==> flow/design.v <==
`timescale 1ns / 1ps
module mat_mul #
	(
        parameter integer DIM_LOG = 2,     
        parameter integer DIM = 2**DIM_LOG,
        parameter integer SIZE = DIM*DIM,
        parameter integer SIZE_LOG = 2*DIM_LOG,
        parameter integer DATA_WIDTH = 32
    )
    (
		input wire  s00_axi_aclk,
		input wire  s00_axi_aresetn,
		output wire  s00_axis_tready,
		input wire [DATA_WIDTH-1 : 0] s00_axis_tdata,
		input wire  s00_axis_tlast,
        input wire  s00_axis_tvalid,
		output wire  m00_axis_tvalid,
        output wire [DATA_WIDTH-1 : 0] m00_axis_tdata,
        output wire [(DATA_WIDTH/8)-1 : 0] m00_axis_tstrb,
        output wire  m00_axis_tlast,
        input wire  m00_axis_tready,
        input wire sel,
        input wire start
    );
	reg busy;               
	reg item_done;          
	reg matrix_done;        
	reg start_transfer;     
	reg transfer;           
	reg last_transfer;      
	reg mac_enable;         
    reg [DATA_WIDTH-1 : 0] mem_A [0 : SIZE-1];  
    reg [DATA_WIDTH-1 : 0] mem_B [0 : SIZE-1];  
    reg [DATA_WIDTH-1 : 0] mem_R [0 : SIZE-1];  
    reg [DATA_WIDTH-1 : 0] mat_A;    
    reg [DATA_WIDTH-1 : 0] mat_B;    
    reg [DATA_WIDTH-1 : 0] mat_R;    
    reg [SIZE_LOG-1 : 0] addr_stream_in;     
    reg [SIZE_LOG-1 : 0] addr_stream_out;    
    wire [SIZE_LOG-1 : 0] addr_A;    
    wire [SIZE_LOG-1 : 0] addr_B;    
    reg [SIZE_LOG-1 : 0] addr_R;     
    reg [DIM_LOG-1 : 0] row_cnt;     
    reg [DIM_LOG-1 : 0] col_cnt;     
    reg [DIM_LOG-1 : 0] tmp_cnt;     
    wire [DATA_WIDTH-1 : 0] mad;     
    reg [DATA_WIDTH-1 : 0] mac;      
    assign s00_axis_tready = !busy && !transfer && !start_transfer;  
    always @ (posedge s00_axi_aclk) begin
        if (!s00_axi_aresetn || s00_axis_tlast)
            addr_stream_in <= 0;
        else if (s00_axis_tready && s00_axis_tvalid)  
            addr_stream_in <= addr_stream_in + 1 ;  
    end
    always @ (posedge s00_axi_aclk) begin 
        if (!busy && !transfer && !start_transfer && s00_axis_tready && s00_axis_tvalid && !sel)  
            mem_A [addr_stream_in] <= s00_axis_tdata;
        if (busy)  
            mat_A <= mem_A [addr_A];
    end
    always @ (posedge s00_axi_aclk) begin
        if (!busy && !transfer && !start_transfer && s00_axis_tready && s00_axis_tvalid && sel)  
            mem_B [addr_stream_in] <= s00_axis_tdata;
        if (busy)  
            mat_B <= mem_B [addr_B];
    end
    assign m00_axis_tstrb = 4'hf;    
    assign m00_axis_tdata = mat_R;        
    assign m00_axis_tlast = last_transfer;        
    assign m00_axis_tvalid = transfer;       
    wire load_R = start_transfer || (transfer && m00_axis_tready && !last_transfer);
    always @ (posedge s00_axi_aclk) begin
        if (!s00_axi_aresetn || busy )  
            addr_stream_out <= 0;
        else if (load_R)  
            addr_stream_out <= addr_stream_out + 1 ;  
    end
    always @ (posedge s00_axi_aclk) begin
        if (!s00_axi_aresetn)
            start_transfer <= 0;
        else
            start_transfer <= matrix_done ;  
    end
    always @ (posedge s00_axi_aclk) begin
        if (!s00_axi_aresetn || (last_transfer && m00_axis_tready) )  
            transfer <= 0;
        else if (start_transfer)  
            transfer <= 1;
    end
    always @ (posedge s00_axi_aclk) begin
        if (!s00_axi_aresetn)
            last_transfer <= 0;
        else if (load_R)
            last_transfer <= (addr_stream_out == SIZE - 1) ;
        else if (transfer && m00_axis_tready)
            last_transfer <= 0;  
    end
    always @ (posedge s00_axi_aclk) begin
        if (item_done)  
            mem_R [addr_R] <= mad;  
        if (load_R)  
            mat_R <= mem_R [addr_stream_out];
    end
    always @ (posedge s00_axi_aclk) begin
        if (!s00_axi_aresetn || matrix_done )  
            busy <= 0;
        else if (start)  
            busy <= 1'b1;
    end
    always @ (posedge s00_axi_aclk) begin
        if (!s00_axi_aresetn)
            item_done <= 0;
        else
            item_done <= (tmp_cnt == DIM - 1) ;  
    end
    always @ (posedge s00_axi_aclk) begin
        if (!s00_axi_aresetn)
            matrix_done <= 0;
        else
            matrix_done <= (col_cnt == DIM-1) && (row_cnt == DIM-1) && (tmp_cnt == DIM-1) ;  
    end
    always @ (posedge s00_axi_aclk) begin
        if (!s00_axi_aresetn || (tmp_cnt == DIM ) || start )  
            tmp_cnt <= 0;
        else if (busy)  
            tmp_cnt <= tmp_cnt + 1;
    end
    always @ (posedge s00_axi_aclk) begin
        if (!s00_axi_aresetn || col_cnt==DIM && tmp_cnt==DIM || start )  
            col_cnt <= 0;
        else if (tmp_cnt==DIM -1 && col_cnt<DIM)  
            col_cnt <= col_cnt + 1;
    end
    always @ (posedge s00_axi_aclk) begin
        if (!s00_axi_aresetn || row_cnt==DIM && col_cnt==DIM && tmp_cnt==DIM || start )  
            row_cnt <= 0;
        else if (tmp_cnt==DIM -1 && col_cnt==DIM-1 && row_cnt<DIM)  
            row_cnt <= row_cnt + 1;
    end
    assign addr_A = row_cnt * DIM + tmp_cnt ;  
    assign addr_B = tmp_cnt * DIM + col_cnt ;  
    always @ (posedge s00_axi_aclk) begin
        if (!s00_axi_aresetn || start)
            addr_R <= 0;
        else if (item_done)  
            addr_R <= addr_R + 1;  
    end
    assign mad = mat_A * mat_B + mac;
    always @ (posedge s00_axi_aclk) begin
       if (!s00_axi_aresetn || item_done || start )  
           mac <= 0;
       else if (mac_enable)
           mac <= mad ;  
    end
    always @ (posedge s00_axi_aclk) begin
       if (!s00_axi_aresetn)
           mac_enable <= 0;
       else
           mac_enable <= busy ;  
    end
endmodule
### Tool chain data of mat_mul

What the tools print for mat_mul, step after step.
Lines are those of the file above, counted from 1.
Operators: Yosys type, input widths -> output width; for muxes data width and select width s.
Cell names lack the library's common part.
A cell with - has no value.

| inputs | value |
|---|---|
| design top | mat_mul |
| clock | s00_axi_aclk |
| library | sky130hd |
| corner | tt_025C_1v80 |

### Word-level counts

Source: Yosys, flattened and elaborated, memories not mapped. Widths are those after wreduce. Registers that Yosys merges into a memory's read port (data or address) are not register bits. Print and check cells do not count. Equal cells are merged and count once.
Yosys's memory passes give these memory sizes; they may raise the number of words (mostly to a power of two), join words into wider ones and drop unused or constant bits.

| cells by class | value |
|---|---|
| add/sub/neg operators | 9 |
| magnitude comparators | 2 |
| equal/unequal tests | 4 |
| muxes and demuxes | 11 |
| multiply operators | 1 |
| reduce/logical cells | 28 |

Operators by type and width:

| operator | count |
|---|---|
| $mul 32x32->32 | 1 |
| $mux 32 | 3 |
| $add 32x32->32 | 1 |
| $logic_and 1x1->1 | 13 |
| $add 4x1->4 const B | 3 |
| $mux 4 | 3 |
| $logic_or 1x1->1 | 8 |
| $add 4x2->4 | 2 |
| $logic_not 1->1 | 6 |
| $add 2x1->2 const B | 3 |
| $eq 2x2->1 const B | 3 |
| $lt 2x3->1 const B | 2 |
| $mux 1 | 5 |
| $eq 4x4->1 const B | 1 |
| $reduce_bool 2->1 | 1 |

| word-level totals | value |
|---|---|
| flip-flop bits (word level) | 57 |
| clocked read ports x word width | 96 |
| output and inout port bits | 39 |
| memories | 3 |
| input bits | 39 |
| RAM bits | 1,536 |

Memories:

| name | depth | width | read ports | write ports | line | RTL |
|---|---|---|---|---|---|---|
| mem_A | 16 | 32 | 1 | 1 | 32 | `reg [DATA_WIDTH-1 : 0] mem_A [0 : SIZE-1];` |
| mem_B | 16 | 32 | 1 | 1 | 33 | `reg [DATA_WIDTH-1 : 0] mem_B [0 : SIZE-1];` |
| mem_R | 16 | 32 | 1 | 1 | 34 | `reg [DATA_WIDTH-1 : 0] mem_R [0 : SIZE-1];` |

### Depth

Longest topological path by Yosys (ltp), each cell counted once; first at word level (registers and memories cut), then after technology mapping (sequential cells cut; the memories' decode and read muxes count).

| depth | value |
|---|---|
| word-level depth | 6 |
| ABC_AREA | 0 |
| depth in mapped cells | 30 |
| depth with buffers taken out | 27 |

### Synthesis result

Source: synth_stat.txt of the flow (Yosys; design flattened, memories mapped). It holds for the ABC_AREA given above (unset counts as 0); a run with the other value may have another netlist.
Totals and module areas in this step are rounded.

| synthesis totals | value |
|---|---|
| mapped flip-flops | 1,689 |
| cells in the netlist | 4,418 |
| buffer cells | 219 |
| sequential area | 50,150 um^2 |
| cell area after synthesis | 79,650 um^2 |

Cell types:

| type | count | area in all (um^2) |
|---|---|---|
| edfxtp_1 | 1,632 | 4.9E+04 |
| mux4_2 | 480 | 1.08E+04 |
| fa_1 | 438 | 8,768.41 |
| and2_1 | 310 | 1,939.36 |
| inv_1 | 508 | 1.91E+03 |
| ha_1 | 136 | 1.7E+03 |
| dfxtp_1 | 57 | 1.14E+03 |
| nand2_1 | 275 | 1,032.24 |
| xnor2_1 | 73 | 639.363 |
| clkbuf_1 | 144 | 540.518 |
| nor2_1 | 91 | 341.578 |
| mux2i_1 | 31 | 310.298 |
| xor2_1 | 27 | 236.477 |
| buf_1 | 42 | 157.651 |
| a21oi_1 | 31 | 155.149 |
| buf_2 | 29 | 145.139 |
| a21o_1 | 13 | 97.594 |
| o21a_1 | 8 | 60.058 |

Other cell types: 38; their cells: 93.

### Path before layout

Source: OpenSTA report_checks on the synthesized netlist (no wires, ideal clock, input and output delay 20% of the period each), path of least setup slack; recovery checks are left aside. Register names are those of the netlist, which keeps one name where synthesis merged equal registers.

| timing post-synthesis | value |
|---|---|
| path type | flip-flop to flip-flop |
| start point | register mat_B[2] |
| end point | memory mem_R[0][25] |
| launch time at the first pin | 0.000 ns |
| period | 10.0 ns |
| setup time | 0.297 ns |
| arrival | 7.073 ns |
| delay of the path | 7.370 ns |
| stages | 27 |
| data required time | 9.703 ns |
| slack | 2.630 ns |
| synthesis period reached | 7.37 ns |

"delay of the path" is the arrival time less input delay plus setup time.
"stages" counts driving pins, that of a launching flip-flop among them; a cell with two outputs on the path counts twice.
"synthesis period reached" = period - worst setup slack (recovery checks aside). The figure is calculated, with input and output delays left at 20% of the set period.
The rows between start and end are the longest chain of elaborated cells between them; the timing report does not say that the signal goes this way. Where chains are equally long, one stands for them.
A line is the first line of the expression or statement that the cell stems from. Yosys adds cells for indexed reads and writes and turns some case tables into memories.

| on the way, post-synthesis | value |
|---|---|
| cell sequence | edfxtp_1 > clkbuf_1 > clkbuf_1 > and2_1 > fa_1 > fa_1 > fa_1 > inv_1 > fa_1 > inv_1 > fa_1 > fa_1 > fa_1 > inv_1 > fa_1 > inv_1 > ha_1 > buf_2 > nand4_1 > or2_1 > nor2_1 > a21oi_1 > a21boi_0 > o21a_1 > o21ai_1 > and2b_1 > xnor2_1 |
| cells in the longest elaborated chain | 3 |

RTL lines, path post-synthesis:

| element | line | RTL |
|---|---|---|
| start: declaration | 36 | `reg [DATA_WIDTH-1 : 0] mat_B;` |
| $mul 32x32->32 | 148 | `assign mad = mat_A * mat_B + mac;` |
| $add 32x32->32 | 148 |  |
| $mux 32 | 99 | `if (item_done)` |
| end: declaration | 34 | `reg [DATA_WIDTH-1 : 0] mem_R [0 : SIZE-1];` |

### Worst path after layout

Path of least setup slack in the final report of run 1 (OpenROAD, finished layout, wires in). Where an end is a register, its clock arrival counts in the times.

| timing post-layout | value |
|---|---|
| path type | flip-flop to flip-flop |
| start point | register mat_A[14] |
| end point | memory mem_R[10][25] |
| stages | 29 |
| data required time | 10.66 ns |
| setup time | 0.14 ns |
| arrival | 8.08 ns |
| launch time at the first pin | 0.80 ns |
| period | 10.0 ns |
| slack | 2.58 ns |

The rows between start and end are the longest chain of elaborated cells between them; the timing report does not say that the signal goes this way. Where chains are equally long, one stands for them.

| on the way, post-layout | value |
|---|---|
| cell sequence | edfxtp_1 > buf_12 > and2_4 > fa_1 > fa_1 > fa_1 > inv_2 > fa_1 > inv_2 > fa_1 > inv_2 > fa_1 > inv_1 > fa_1 > inv_2 > fa_1 > inv_2 > ha_4 > nand4_1 > buf_4 > nor2_2 > and3_4 > a21oi_4 > a21boi_2 > o21a_1 > o21ai_2 > and2b_2 > xnor2_4 > buf_8 |
| cells in the longest elaborated chain | 3 |

RTL lines, path post-layout:

| element | line | RTL |
|---|---|---|
| start: declaration | 35 | `reg [DATA_WIDTH-1 : 0] mat_A;` |
| $mul 32x32->32 | 148 | `assign mad = mat_A * mat_B + mac;` |
| $add 32x32->32 | 148 |  |
| $mux 32 | 99 | `if (item_done)` |
| end: declaration | 34 | `reg [DATA_WIDTH-1 : 0] mem_R [0 : SIZE-1];` |

Design mat_mul on sky130hd. What follows are 3 stored runs of the flow, each under its own settings; their order means nothing. The constraints put input and output delay at 20% of the set period each and load the outputs with 0.01 pF.
By "period achieved" is meant the clock period of the run minus its worst setup slack. This is arithmetic on one report: input and output delays are still those of the set period (20% each).
"time used up by the worst setup path": the worst setup path's part of the clock period (all of it between registers, 20% less for each end at a port) less its slack. A launch clock that arrives late makes it longer, a capture clock that arrives late makes it shorter.
Measured values are rounded.
Among the settings, -- means not set for that run.
Among the results, -- means that no value is shown for the run.

| stored run | CELL_PAD_IN_SITES_GLOBAL_PLACEMENT | CORE_ASPECT_RATIO | CORE_UTILIZATION | GPL_ROUTABILITY_DRIVEN | GPL_TIMING_DRIVEN | MAX_ROUTING_LAYER | MIN_ROUTING_LAYER | PLACE_DENSITY | SETUP_SLACK_MARGIN | SLEW_MARGIN | period_ns | CAP_MARGIN | CORE_MARGIN | CELL_PAD_IN_SITES_DETAIL_PLACEMENT | CTS_CLUSTER_SIZE | HOLD_SLACK_MARGIN | PLACE_DENSITY_LB_ADDON | TNS_END_PERCENT | worst setup slack after layout (ns) | worst hold slack after layout (ns) | period achieved (ns) | time used up by the worst setup path (ns) | type of the worst setup path | final design utilization (%) | final setup TNS (ns) | chip area in the Yosys report (um^2) | area of the standard cells in the finished layout (um^2) | area inside the die boundary (um^2) |
|---|---|---|---|---|---|---|---|---|---|---|---|---|---|---|---|---|---|---|---|---|---|---|---|---|---|---|---|---|
| run 1 | 3 | 1.14 | 62 | 1 | 1 | met4 | met2 | 0.6 | 2.42 | 15 | 10.0 | 20 | 2 | -- | -- | -- | -- | -- | 2.585 | 0.498 | 7.415 | 7.42 | flip-flop to flip-flop | 70.3 | 0.000 | 79,650 | 89,790 | 131,400 |
| run 2 | 3 | -- | 66 | -- | -- | met4 | met2 | -- | 1.32 | 0 | 6.02 | 20 | 2 | 2 | 59 | -0.08 | 0.22 | 95 | -- | -- | -- | -- | -- | -- | -- | -- | -- | -- |
| run 3 | 2 | 1.44 | 62 | 1 | 1 | met4 | met1 | 0.6 | 2.42 | 25 | 10.0 | 30 | 2 | 0 | 98 | -- | -- | 15 | 2.493 | 0.431 | 7.507 | 7.51 | flip-flop to flip-flop | 70.0 | 0.000 | 79,650 | 89,070 | 131,400 |

Run 2: unfinished; error FLW-0024 in placement
